==> flow/design.v <==
`timescale 1ps/1ps
module LASER (
	input CLK,
	input RST,
	input [3:0] X,
	input [3:0] Y,
	output reg [3:0] C1X,
	output reg [3:0] C1Y,
	output reg [3:0] C2X,
	output reg [3:0] C2Y,
	output DONE
);
parameter State_Data_Read									= 0,
					State_Calculate_Cover 					= 1,
					State_Next_Circle 							= 2,
					State_Refresh_Max_Cover_Circle	= 3,
					State_Data_Out 									= 4;
reg [2:0] State;
reg [3:0] DATA [39:0][1:0];  
reg [3:0] CNT_X,CNT_Y;
reg [5:0] CNT;
reg [2:0] STEP_CNT;
reg [6:0] ITER;  
reg [8:0] Calculate_REG;
reg [3:0] Distance1,Distance2,Distance3,Distance4;
reg S;
wire [3:0] Set_Circle [1:0];
reg [5:0] Max_Cover,Cover;
reg [3:0] Max_Cover_X,Max_Cover_Y;
reg inC1,inC2;
reg [7:0] sqrd1,sqrd2,sqrd3,sqrd4;
assign Set_Circle[0] = S ? C1X:C2X;
assign Set_Circle[1] = S ? C1Y:C2Y;
assign DONE = State== State_Data_Out ? 1'b1:1'b0;
always@(posedge CLK or posedge RST)begin
	if(RST)begin
		State <= State_Data_Read;	
		S<=0;
		{CNT_Y,CNT_X} <= 0;
		CNT <= 0;
		STEP_CNT <= 0;
		ITER <= 0;
		{Cover,Max_Cover} <= 0;
		{C1X,C1Y,C2X,C2Y} <= 0;
		{Max_Cover_Y,Max_Cover_X} <= 0; 
	end
	else begin
		case(State)
			State_Data_Read								:begin
				if(CNT>=39) begin
					State <= State_Calculate_Cover;
					CNT <= 0;
				end
				else CNT <= CNT+1;
				DATA[CNT][0] <= X;
				DATA[CNT][1] <= Y;
			end
			State_Calculate_Cover 				:begin  
				if(CNT>=39)begin
					State <= State_Next_Circle;
					CNT <= 0;
				end
				else begin
					CNT <= CNT+1;
				end
				if(inC1||inC2)begin
					Cover <= Cover+1;
				end
			end
			State_Next_Circle 						:begin  
				if(Cover>=Max_Cover)begin
					Max_Cover <= Cover;
					Max_Cover_Y <= CNT_Y;
					Max_Cover_X <= CNT_X;
				end
				if(Cover<=3)begin
					if(CNT_Y==15 && (CNT_X+10)>15)begin
						State <= State_Refresh_Max_Cover_Circle;
						CNT_Y <= 0;
						CNT_X <= 0;
					end
					else if((CNT_X+10)>15)begin
						CNT_Y <= CNT_Y+1;
						CNT_X <= 0;
						State <= State_Calculate_Cover;
					end
					else begin
						CNT_X <= CNT_X+10;
						State <= State_Calculate_Cover;
					end
				end
				else if(Cover<=10)begin
					if(CNT_Y==15 && (CNT_X+7)>15)begin
						State <= State_Refresh_Max_Cover_Circle;
						CNT_Y <= 0;
						CNT_X <= 0;
					end
					else if((CNT_X+7)>15)begin
						CNT_Y <= CNT_Y+1;
						CNT_X <= 0;
						State <= State_Calculate_Cover;
					end
					else begin
						CNT_X <= CNT_X+7;
						State <= State_Calculate_Cover;
					end
				end
				else if(Cover<=20)begin
					if(CNT_Y==15 && (CNT_X+3)>15)begin
						State <= State_Refresh_Max_Cover_Circle;
						CNT_Y <= 0;
						CNT_X <= 0;
					end
					else if((CNT_X+3)>15)begin
						CNT_Y <= CNT_Y+1;
						CNT_X <= 0;
						State <= State_Calculate_Cover;
					end
					else begin
						CNT_X <= CNT_X+3;
						State <= State_Calculate_Cover;
					end
				end
				else begin
					{CNT_Y,CNT_X}<= &{CNT_Y,CNT_X} ? 0:{CNT_Y,CNT_X}+1 ;
					State <= &{CNT_Y,CNT_X} ? State_Refresh_Max_Cover_Circle : State_Calculate_Cover;
				end
				Cover<=0;
			end
			State_Refresh_Max_Cover_Circle 	:begin 
				if(  (S&&{Max_Cover_Y,Max_Cover_X}=={C2Y,C2X}) ||
				 			(~S&&{Max_Cover_Y,Max_Cover_X}=={C1Y,C1X}) || (&ITER) ) State <= State_Data_Out;
				else begin 
					if(S) {C2Y,C2X} <= {Max_Cover_Y,Max_Cover_X};
					else {C1Y,C1X} <= {Max_Cover_Y,Max_Cover_X};
					State <= State_Calculate_Cover ; 
				end
				{CNT_Y,CNT_X} <= 0;
				CNT <= 0;
				STEP_CNT <= 0;
				ITER <= ITER+1;
				Cover<=0;
				S <= ~S;
			end
			State_Data_Out 								:begin 
				State <= State_Data_Read;	
				{CNT_Y,CNT_X} <= 0;
				S <= 0;
				CNT <= 0;
				STEP_CNT <= 0;
				ITER <= 0;
				{Cover,Max_Cover} <= 0;
				{C1X,C1Y,C2X,C2Y} <= 0;
				{Max_Cover_Y,Max_Cover_X} <= 0; 
			end
		endcase
	end
end
always@(*)begin
	if(State==State_Calculate_Cover)begin
		Distance1 = (CNT_X>DATA[CNT][0]) ? (CNT_X-DATA[CNT][0]):(DATA[CNT][0]-CNT_X);
		Distance2 = (CNT_Y>DATA[CNT][1]) ? (CNT_Y-DATA[CNT][1]):(DATA[CNT][1]-CNT_Y);	
		sqrd1 = Distance1*Distance1;
		sqrd2 = Distance2*Distance2;
		if( (sqrd1+sqrd2)<=16) inC1 = 1;
		else inC1 = 0;
		Distance3 = (Set_Circle[0]>DATA[CNT][0]) ? (Set_Circle[0]-DATA[CNT][0]):(DATA[CNT][0]-Set_Circle[0]);
		Distance4 = (Set_Circle[1]>DATA[CNT][1]) ? (Set_Circle[1]-DATA[CNT][1]):(DATA[CNT][1]-Set_Circle[1]);
		sqrd4 = Distance3*Distance3;
    sqrd3 = Distance4*Distance4;
		if( (sqrd3+sqrd4)<=16) inC2 = 1;
		else inC2 = 0;
	end
	else {Distance1,Distance2,inC1,inC2} = 0;
end
endmodule
# Reports on LASER
# Tool output for the design above before and after an edit, in the order of the flow.
# "orig" refers to lines of the RTL above, "edited" to lines of the edited file.
# "delta": "edited" minus "orig" as printed here.
# Operators carry their Yosys type and port widths (W data, S select, Z words).
# Cell names lack the library's common part.
# A cell with -- has no value.
dict set report design {
  top_module {LASER}
  clk_port {CLK}
  cell_library {sky130hd}
  corner {tt_025C_1v80}
}

# Edit of the RTL
# The edit as a unified diff against the file above.
# A script made this edit. It changes what the design does and was not meant as an optimisation.
# begin of diff
@@ -27,5 +27,5 @@
 wire [3:0] Set_Circle [1:0];
 reg [5:0] Max_Cover,Cover;
-reg [3:0] Max_Cover_X,Max_Cover_Y;
+reg [2:0] Max_Cover_X,Max_Cover_Y;
 reg inC1,inC2;
 reg [7:0] sqrd1,sqrd2,sqrd3,sqrd4;
# end of diff

# Elaborated design
# Yosys after proc, flatten, opt, wreduce and memory -nomap, before mapping. Print and check cells are not counted.
# item orig edited delta
set op_classes {}
lappend op_classes {reduce_and_logical 148 148 0}
lappend op_classes {n_cmp 14 14 0}
lappend op_classes {n_eq 135 135 0}
lappend op_classes {n_logic 2 2 0}
lappend op_classes {addsub 20 20 0}
lappend op_classes {n_mux 189 189 0}
lappend op_classes {multipliers 4 4 0}
# cell orig edited delta
set ops {}
lappend ops {{$mux W4} 154 152 -2}
lappend ops {{$pmux W4 S2} 8 6 -2}
lappend ops {{$mux W3} 3 5 2}
lappend ops {{$eq A8 B8 Y1} 2 0 -2}
lappend ops {{$eq A6 B8 Y1} 0 2 2}
lappend ops {{$pmux W3 S2} 0 2 2}
# Unchanged operator kinds not shown: 65.
# item orig edited delta
set bits {}
lappend bits {out_inout_bits 17 17 0}
lappend bits {in_bits 10 10 0}
lappend bits {ff_bits 381 379 -2}
lappend bits {elab_cells 606 606 0}

# Depth
# Yosys ltp: most cells in a row. Word level: on the elaborated netlist, between registers, memories and ports. Mapped: between sequential cells and ports; inverters and the memories' decode and read muxes count.
# item orig edited delta
set logic_depth {}
lappend logic_depth {depth_word 14 14 0}
lappend logic_depth {ABC_AREA 0 0 --}
lappend logic_depth {depth_mapped 39 40 1}
lappend logic_depth {depth_no_buf 33 37 4}

# Mapped cells and area
# The flow's flattened synthesis, as Yosys stat reports it; memories are mapped. The netlist is that of the ABC_AREA named above (0 if unset); the other value can give another one.
# cell_type orig edited delta
set by_type {}
lappend by_type {nand2_1 142 70 -72}
lappend by_type {a22oi_1 138 108 -30}
lappend by_type {mux2_2 160 187 27}
lappend by_type {nor3_1 53 78 25}
lappend by_type {mux2i_1 26 12 -14}
lappend by_type {and4_1 3 17 14}
lappend by_type {nand3_1 33 20 -13}
lappend by_type {a21oi_1 30 43 13}
lappend by_type {and3_1 50 39 -11}
lappend by_type {a222oi_1 12 2 -10}
lappend by_type {a221oi_1 2 11 9}
lappend by_type {inv_1 93 85 -8}
lappend by_type {nand3b_1 1 9 8}
lappend by_type {xnor2_1 22 15 -7}
lappend by_type {nor2b_1 13 20 7}
lappend by_type {a221o_1 0 7 7}
lappend by_type {dfrtp_1 62 56 -6}
lappend by_type {o21ai_0 38 33 -5}
# Unchanged cell types not shown: 8.
# The list need not be complete.
# item orig edited delta
set synth_totals {}
lappend synth_totals {cells 1703 1660 -43}
lappend synth_totals {buf_cells 115 120 5}
lappend synth_totals {synth_area_um2 20510.9 20479.6 -31.3}
lappend synth_totals {flip_flops 383 377 -6}
lappend synth_totals {sequential_area_um2 11187.0 11036.8 -150.2}

# Timing after synthesis
# Source: OpenSTA report_checks on the synthesized netlist (no wires, ideal clock, input and output delay 20% of the period each), path of least setup slack; recovery checks are left aside. Register names are those of the netlist, which keeps one name where synthesis merged equal registers.
# item orig edited delta
set synth_timing {}
lappend synth_timing {path_kind reg2reg reg2reg --}
lappend synth_timing {from {register CNT[3]} {register CNT[3]} --}
lappend synth_timing {to {register Cover[2]} {register Cover[5]} --}
lappend synth_timing {stages 34 36 2}
lappend synth_timing {tclk_ps 9000 9000 0}
lappend synth_timing {t_arrival_ps 8898 8915 17}
lappend synth_timing {t_first_pin_ps 0 0 0}
lappend synth_timing {setup_slack_ps -20 -45 -25}
lappend synth_timing {setup_ps 122 131 9}
lappend synth_timing {delay_ps 9020 9046 26}
lappend synth_timing {t_required_ps 8878 8869 -9}
lappend synth_timing {path_buffers 3 2 -1}
lappend synth_timing {period_less_setup_slack_ps 9020 9045 25}
# "delay_ps" = arrival - input delay + setup time.
# "stages": output pins that drive a net of the path, with the launching flip-flop's if there is one; two outputs of one cell count as two.
# "period_less_setup_slack_ps" = period - worst setup slack (recovery checks aside). The figure is calculated, with input and output delays left at 20% of the set period.
# The rows between start and end are the longest chain of elaborated cells between them; the timing report does not say that the signal goes this way. Where chains are equally long, one stands for them.
# Each line given opens the expression or statement behind the cell; cells for indexed reads and writes are added by Yosys, which also makes memories of some case tables.
# A register here has more assigning lines than the two given.
dict set report synth_between_orig {
  path_cell_list {dfrtp_1 -> clkbuf_1 -> clkbuf_1 -> inv_1 -> ha_1 -> xnor2_1 -> buf_2 -> nor2_1 -> a311oi_1 -> nand3_1 -> nor4_4 -> mux2_2 -> ha_1 -> fa_1 -> inv_1 -> a21o_1 -> a21oi_1 -> a41oi_1 -> mux2i_1 -> xnor2_1 -> or2_2 -> fa_1 -> fa_1 -> fa_1 -> inv_1 -> fa_1 -> ha_1 -> inv_1 -> fa_1 -> a31oi_1 -> a221oi_1 -> a32oi_1 -> mux2_2 -> a32o_1}
  elab_chain_len 14
  cone_cells 155
  classes_between {12 x add/sub; 4 x mul; 6 x compare; 119 x eq/ne; 12 x mux; 2 x reduce/logical}
}
# item line_no
set synth_lines_orig {}
lappend synth_lines_orig {{start, declared} 21} ;# reg [5:0] CNT;
lappend synth_lines_orig {{start, assigned} 54} ;# else CNT <= CNT+1;
lappend synth_lines_orig {{start, assigned} 64} ;# CNT <= CNT+1;
lappend synth_lines_orig {{$sub A6 B6 Y6} 161} ;# Distance1 = (CNT_X>DATA[CNT][0]) ? (CNT_X-DATA[CNT][0]):(DATA[CNT][0]-CNT_X);
lappend synth_lines_orig {{$add A7 B1 Y7} 161}
lappend synth_lines_orig {{$eq A7 B7 Y1} 161}
lappend synth_lines_orig {{$pmux W4 S79} 161}
lappend synth_lines_orig {{$sub A4 B4 Y4} 161}
lappend synth_lines_orig {{$mux W4} 161}
lappend synth_lines_orig {{$mul A4 B4 Y8} 163} ;# sqrd1 = Distance1*Distance1;
lappend synth_lines_orig {{$add A8 B8 Y9} 165} ;# if( (sqrd1+sqrd2)<=16) inC1 = 1;
lappend synth_lines_orig {{$le A9 B5 Y1} 165}
lappend synth_lines_orig {{$mux W1} 165}
lappend synth_lines_orig {{$mux W1} 160} ;# if(State==State_Calculate_Cover)begin
lappend synth_lines_orig {{$logic_or A1 B1 Y1} 66} ;# if(inC1||inC2)begin
lappend synth_lines_orig {{$mux W6} 66}
lappend synth_lines_orig {{$pmux W6 S2} 48} ;# case(State)
lappend synth_lines_orig {{end, assigned} 67} ;# Cover <= Cover+1;
lappend synth_lines_orig {{end, assigned} 128} ;# Cover<=0;
lappend synth_lines_orig {{end, declared} 28} ;# reg [5:0] Max_Cover,Cover;
dict set report synth_between_edited {
  path_cell_list {dfrtp_1 -> buf_2 -> clkinv_1 -> ha_1 -> buf_2 -> nand2_1 -> nor3_1 -> nor3_1 -> and4_1 -> and2_1 -> o21ai_1 -> mux2_2 -> ha_1 -> inv_1 -> fa_1 -> a21o_1 -> a21oi_1 -> a41oi_1 -> mux2i_1 -> xnor2_1 -> or2_2 -> fa_1 -> fa_1 -> fa_1 -> inv_1 -> fa_1 -> ha_1 -> inv_1 -> fa_1 -> a31oi_1 -> or4_1 -> nand3_1 -> a21boi_0 -> nand4_1 -> xor2_1 -> nor2_1}
  elab_chain_len 14
  cone_cells 155
  classes_between {12 x add/sub; 4 x mul; 6 x compare; 119 x eq/ne; 12 x mux; 2 x reduce/logical}
}
# item line_no
set synth_lines_edited {}
lappend synth_lines_edited {{start, declared} 21} ;# reg [5:0] CNT;
lappend synth_lines_edited {{start, assigned} 54} ;# else CNT <= CNT+1;
lappend synth_lines_edited {{start, assigned} 64} ;# CNT <= CNT+1;
lappend synth_lines_edited {{$sub A6 B6 Y6} 161} ;# Distance1 = (CNT_X>DATA[CNT][0]) ? (CNT_X-DATA[CNT][0]):(DATA[CNT][0]-CNT_X);
lappend synth_lines_edited {{$add A7 B1 Y7} 161}
lappend synth_lines_edited {{$eq A7 B7 Y1} 161}
lappend synth_lines_edited {{$pmux W4 S79} 161}
lappend synth_lines_edited {{$sub A4 B4 Y4} 161}
lappend synth_lines_edited {{$mux W4} 161}
lappend synth_lines_edited {{$mul A4 B4 Y8} 163} ;# sqrd1 = Distance1*Distance1;
lappend synth_lines_edited {{$add A8 B8 Y9} 165} ;# if( (sqrd1+sqrd2)<=16) inC1 = 1;
lappend synth_lines_edited {{$le A9 B5 Y1} 165}
lappend synth_lines_edited {{$mux W1} 165}
lappend synth_lines_edited {{$mux W1} 160} ;# if(State==State_Calculate_Cover)begin
lappend synth_lines_edited {{$logic_or A1 B1 Y1} 66} ;# if(inC1||inC2)begin
lappend synth_lines_edited {{$mux W6} 66}
lappend synth_lines_edited {{$pmux W6 S2} 48} ;# case(State)
lappend synth_lines_edited {{end, assigned} 67} ;# Cover <= Cover+1;
lappend synth_lines_edited {{end, assigned} 128} ;# Cover<=0;
lappend synth_lines_edited {{end, declared} 28} ;# reg [5:0] Max_Cover,Cover;

# Path in the finished layout
# Path of least setup slack in the final report of the runs of set A (OpenROAD, finished layout, wires in). Where an end is a register, its clock arrival counts in the times.
# The path's times are printed in steps of 10 ps; the period is the one set.
# item orig edited delta
set layout_timing {}
lappend layout_timing {path_kind reg2reg reg2reg --}
lappend layout_timing {from {register CNT[4]} {register CNT[1]} --}
lappend layout_timing {to {register Cover[5]} {register Cover[4]} --}
lappend layout_timing {t_required_ps 9440 9500 60}
lappend layout_timing {setup_ps 110 70 -40}
lappend layout_timing {t_first_pin_ps 560 590 30}
lappend layout_timing {t_arrival_ps 9150 9310 160}
lappend layout_timing {tclk_ps 9000 9000 0}
lappend layout_timing {stages 36 35 -1}
lappend layout_timing {setup_slack_ps 300 180 -120}
lappend layout_timing {path_buffers 4 2 -2}
# The rows between start and end are the longest chain of elaborated cells between them; the timing report does not say that the signal goes this way. Where chains are equally long, one stands for them.
# A register here has more assigning lines than the two given.
dict set report layout_between_orig {
  path_cell_list {dfrtp_1 -> inv_2 -> ha_4 -> xor2_4 -> buf_12 -> nor3_2 -> buf_4 -> a222oi_1 -> nand4_1 -> nor3_2 -> nand2_2 -> mux2_2 -> ha_1 -> fa_1 -> inv_1 -> a21o_1 -> a21oi_1 -> a41oi_1 -> buf_4 -> mux2i_1 -> xnor2_1 -> or2_2 -> fa_1 -> fa_1 -> fa_1 -> inv_1 -> fa_1 -> ha_1 -> inv_1 -> fa_1 -> a31oi_1 -> a221oi_2 -> a32oi_1 -> buf_4 -> mux2_2 -> a32o_1}
  elab_chain_len 14
  cone_cells 155
  classes_between {12 x add/sub; 4 x mul; 6 x compare; 119 x eq/ne; 12 x mux; 2 x reduce/logical}
}
# item line_no
set layout_lines_orig {}
lappend layout_lines_orig {{start, declared} 21} ;# reg [5:0] CNT;
lappend layout_lines_orig {{start, assigned} 54} ;# else CNT <= CNT+1;
lappend layout_lines_orig {{start, assigned} 64} ;# CNT <= CNT+1;
lappend layout_lines_orig {{$sub A6 B6 Y6} 161} ;# Distance1 = (CNT_X>DATA[CNT][0]) ? (CNT_X-DATA[CNT][0]):(DATA[CNT][0]-CNT_X);
lappend layout_lines_orig {{$add A7 B1 Y7} 161}
lappend layout_lines_orig {{$eq A7 B7 Y1} 161}
lappend layout_lines_orig {{$pmux W4 S79} 161}
lappend layout_lines_orig {{$sub A4 B4 Y4} 161}
lappend layout_lines_orig {{$mux W4} 161}
lappend layout_lines_orig {{$mul A4 B4 Y8} 163} ;# sqrd1 = Distance1*Distance1;
lappend layout_lines_orig {{$add A8 B8 Y9} 165} ;# if( (sqrd1+sqrd2)<=16) inC1 = 1;
lappend layout_lines_orig {{$le A9 B5 Y1} 165}
lappend layout_lines_orig {{$mux W1} 165}
lappend layout_lines_orig {{$mux W1} 160} ;# if(State==State_Calculate_Cover)begin
lappend layout_lines_orig {{$logic_or A1 B1 Y1} 66} ;# if(inC1||inC2)begin
lappend layout_lines_orig {{$mux W6} 66}
lappend layout_lines_orig {{$pmux W6 S2} 48} ;# case(State)
lappend layout_lines_orig {{end, assigned} 67} ;# Cover <= Cover+1;
lappend layout_lines_orig {{end, assigned} 128} ;# Cover<=0;
lappend layout_lines_orig {{end, declared} 28} ;# reg [5:0] Max_Cover,Cover;
dict set report layout_between_edited {
  path_cell_list {dfrtp_1 -> ha_1 -> nand2b_1 -> buf_4 -> nor3_2 -> a22oi_1 -> nand4_1 -> nor2_1 -> nand3_2 -> mux2_2 -> ha_1 -> inv_1 -> fa_1 -> a21o_1 -> a21oi_1 -> a41oi_2 -> mux2i_2 -> xnor2_2 -> or2_2 -> fa_1 -> fa_1 -> fa_1 -> inv_1 -> fa_1 -> ha_1 -> inv_1 -> fa_1 -> a31oi_1 -> or4_1 -> nand3_2 -> a21boi_2 -> buf_4 -> nand4_1 -> xor2_1 -> nor2_1}
  elab_chain_len 14
  cone_cells 155
  classes_between {12 x add/sub; 4 x mul; 6 x compare; 119 x eq/ne; 12 x mux; 2 x reduce/logical}
}
# item line_no
set layout_lines_edited {}
lappend layout_lines_edited {{start, declared} 21} ;# reg [5:0] CNT;
lappend layout_lines_edited {{start, assigned} 54} ;# else CNT <= CNT+1;
lappend layout_lines_edited {{start, assigned} 64} ;# CNT <= CNT+1;
lappend layout_lines_edited {{$sub A6 B6 Y6} 161} ;# Distance1 = (CNT_X>DATA[CNT][0]) ? (CNT_X-DATA[CNT][0]):(DATA[CNT][0]-CNT_X);
lappend layout_lines_edited {{$add A7 B1 Y7} 161}
lappend layout_lines_edited {{$eq A7 B7 Y1} 161}
lappend layout_lines_edited {{$pmux W4 S79} 161}
lappend layout_lines_edited {{$sub A4 B4 Y4} 161}
lappend layout_lines_edited {{$mux W4} 161}
lappend layout_lines_edited {{$mul A4 B4 Y8} 163} ;# sqrd1 = Distance1*Distance1;
lappend layout_lines_edited {{$add A8 B8 Y9} 165} ;# if( (sqrd1+sqrd2)<=16) inC1 = 1;
lappend layout_lines_edited {{$le A9 B5 Y1} 165}
lappend layout_lines_edited {{$mux W1} 165}
lappend layout_lines_edited {{$mux W1} 160} ;# if(State==State_Calculate_Cover)begin
lappend layout_lines_edited {{$logic_or A1 B1 Y1} 66} ;# if(inC1||inC2)begin
lappend layout_lines_edited {{$mux W6} 66}
lappend layout_lines_edited {{$pmux W6 S2} 48} ;# case(State)
lappend layout_lines_edited {{end, assigned} 67} ;# Cover <= Cover+1;
lappend layout_lines_edited {{end, assigned} 128} ;# Cover<=0;
lappend layout_lines_edited {{end, declared} 28} ;# reg [5:0] Max_Cover,Cover;

# Flow runs
# Runs of the flow (Yosys, OpenROAD) on both versions; the two runs of a pair have the same settings. The constraints put input and output delay at 20% of the set period each and load the outputs with 0.01 pF.
dict set report flow_settings_set_A {
  period_ns 9.0
  CAP_MARGIN 20
  CORE_MARGIN 2
  CORE_UTILIZATION 40
  SLEW_MARGIN 20
}
# item orig edited delta
set results_set_A {}
lappend results_set_A {fin_power_w 0.003861 0.003613 -0.000248}
lappend results_set_A {design.die.area_um2 53104.9 53024.3 -80.6}
lappend results_set_A {final_stdcell_area_um2 24138.2 24214.5 76.3}
lappend results_set_A {timing.hold.ws_ps 517 517 0}
lappend results_set_A {achieved_period_ps 8702 8816 114}
lappend results_set_A {yosys_chip_area_um2 20510.9 20479.6 -31.3}
lappend results_set_A {timing.setup.ws_ps 298 184 -114}
dict set report flow_settings_set_B {
  ABC_AREA 0
  CELL_PAD_IN_SITES_DETAIL_PLACEMENT 0
  CORE_MARGIN 10
  CORE_UTILIZATION 28
  CTS_CLUSTER_SIZE 40
  MAX_ROUTING_LAYER {met5}
  PLACE_DENSITY_LB_ADDON 0.07
  SETUP_SLACK_MARGIN -0.52
  period_ns 14.3
  CAP_MARGIN 20
  SLEW_MARGIN 20
}
# item orig edited delta
set results_set_B {}
lappend results_set_B {fin_power_w 0.002424 0.002465 0.000041}
lappend results_set_B {design.die.area_um2 84480.3 84358.3 -122.0}
lappend results_set_B {final_stdcell_area_um2 23510.0 23562.6 52.6}
lappend results_set_B {timing.hold.ws_ps 519 523 4}
lappend results_set_B {achieved_period_ps 10870 11757 887}
lappend results_set_B {yosys_chip_area_um2 20510.9 20479.6 -31.3}
lappend results_set_B {timing.setup.ws_ps 3430 2543 -887}
# "achieved_period_ps" is the run's clock period less its worst setup slack. It is reckoned from that one timing run; input and output delays stay at 20% of the period that was set.
# By "fin_power_w" is meant OpenSTA's value without simulated activity: inputs other than the clock are taken to toggle once in ten clock periods, and the tool carries that through the logic.
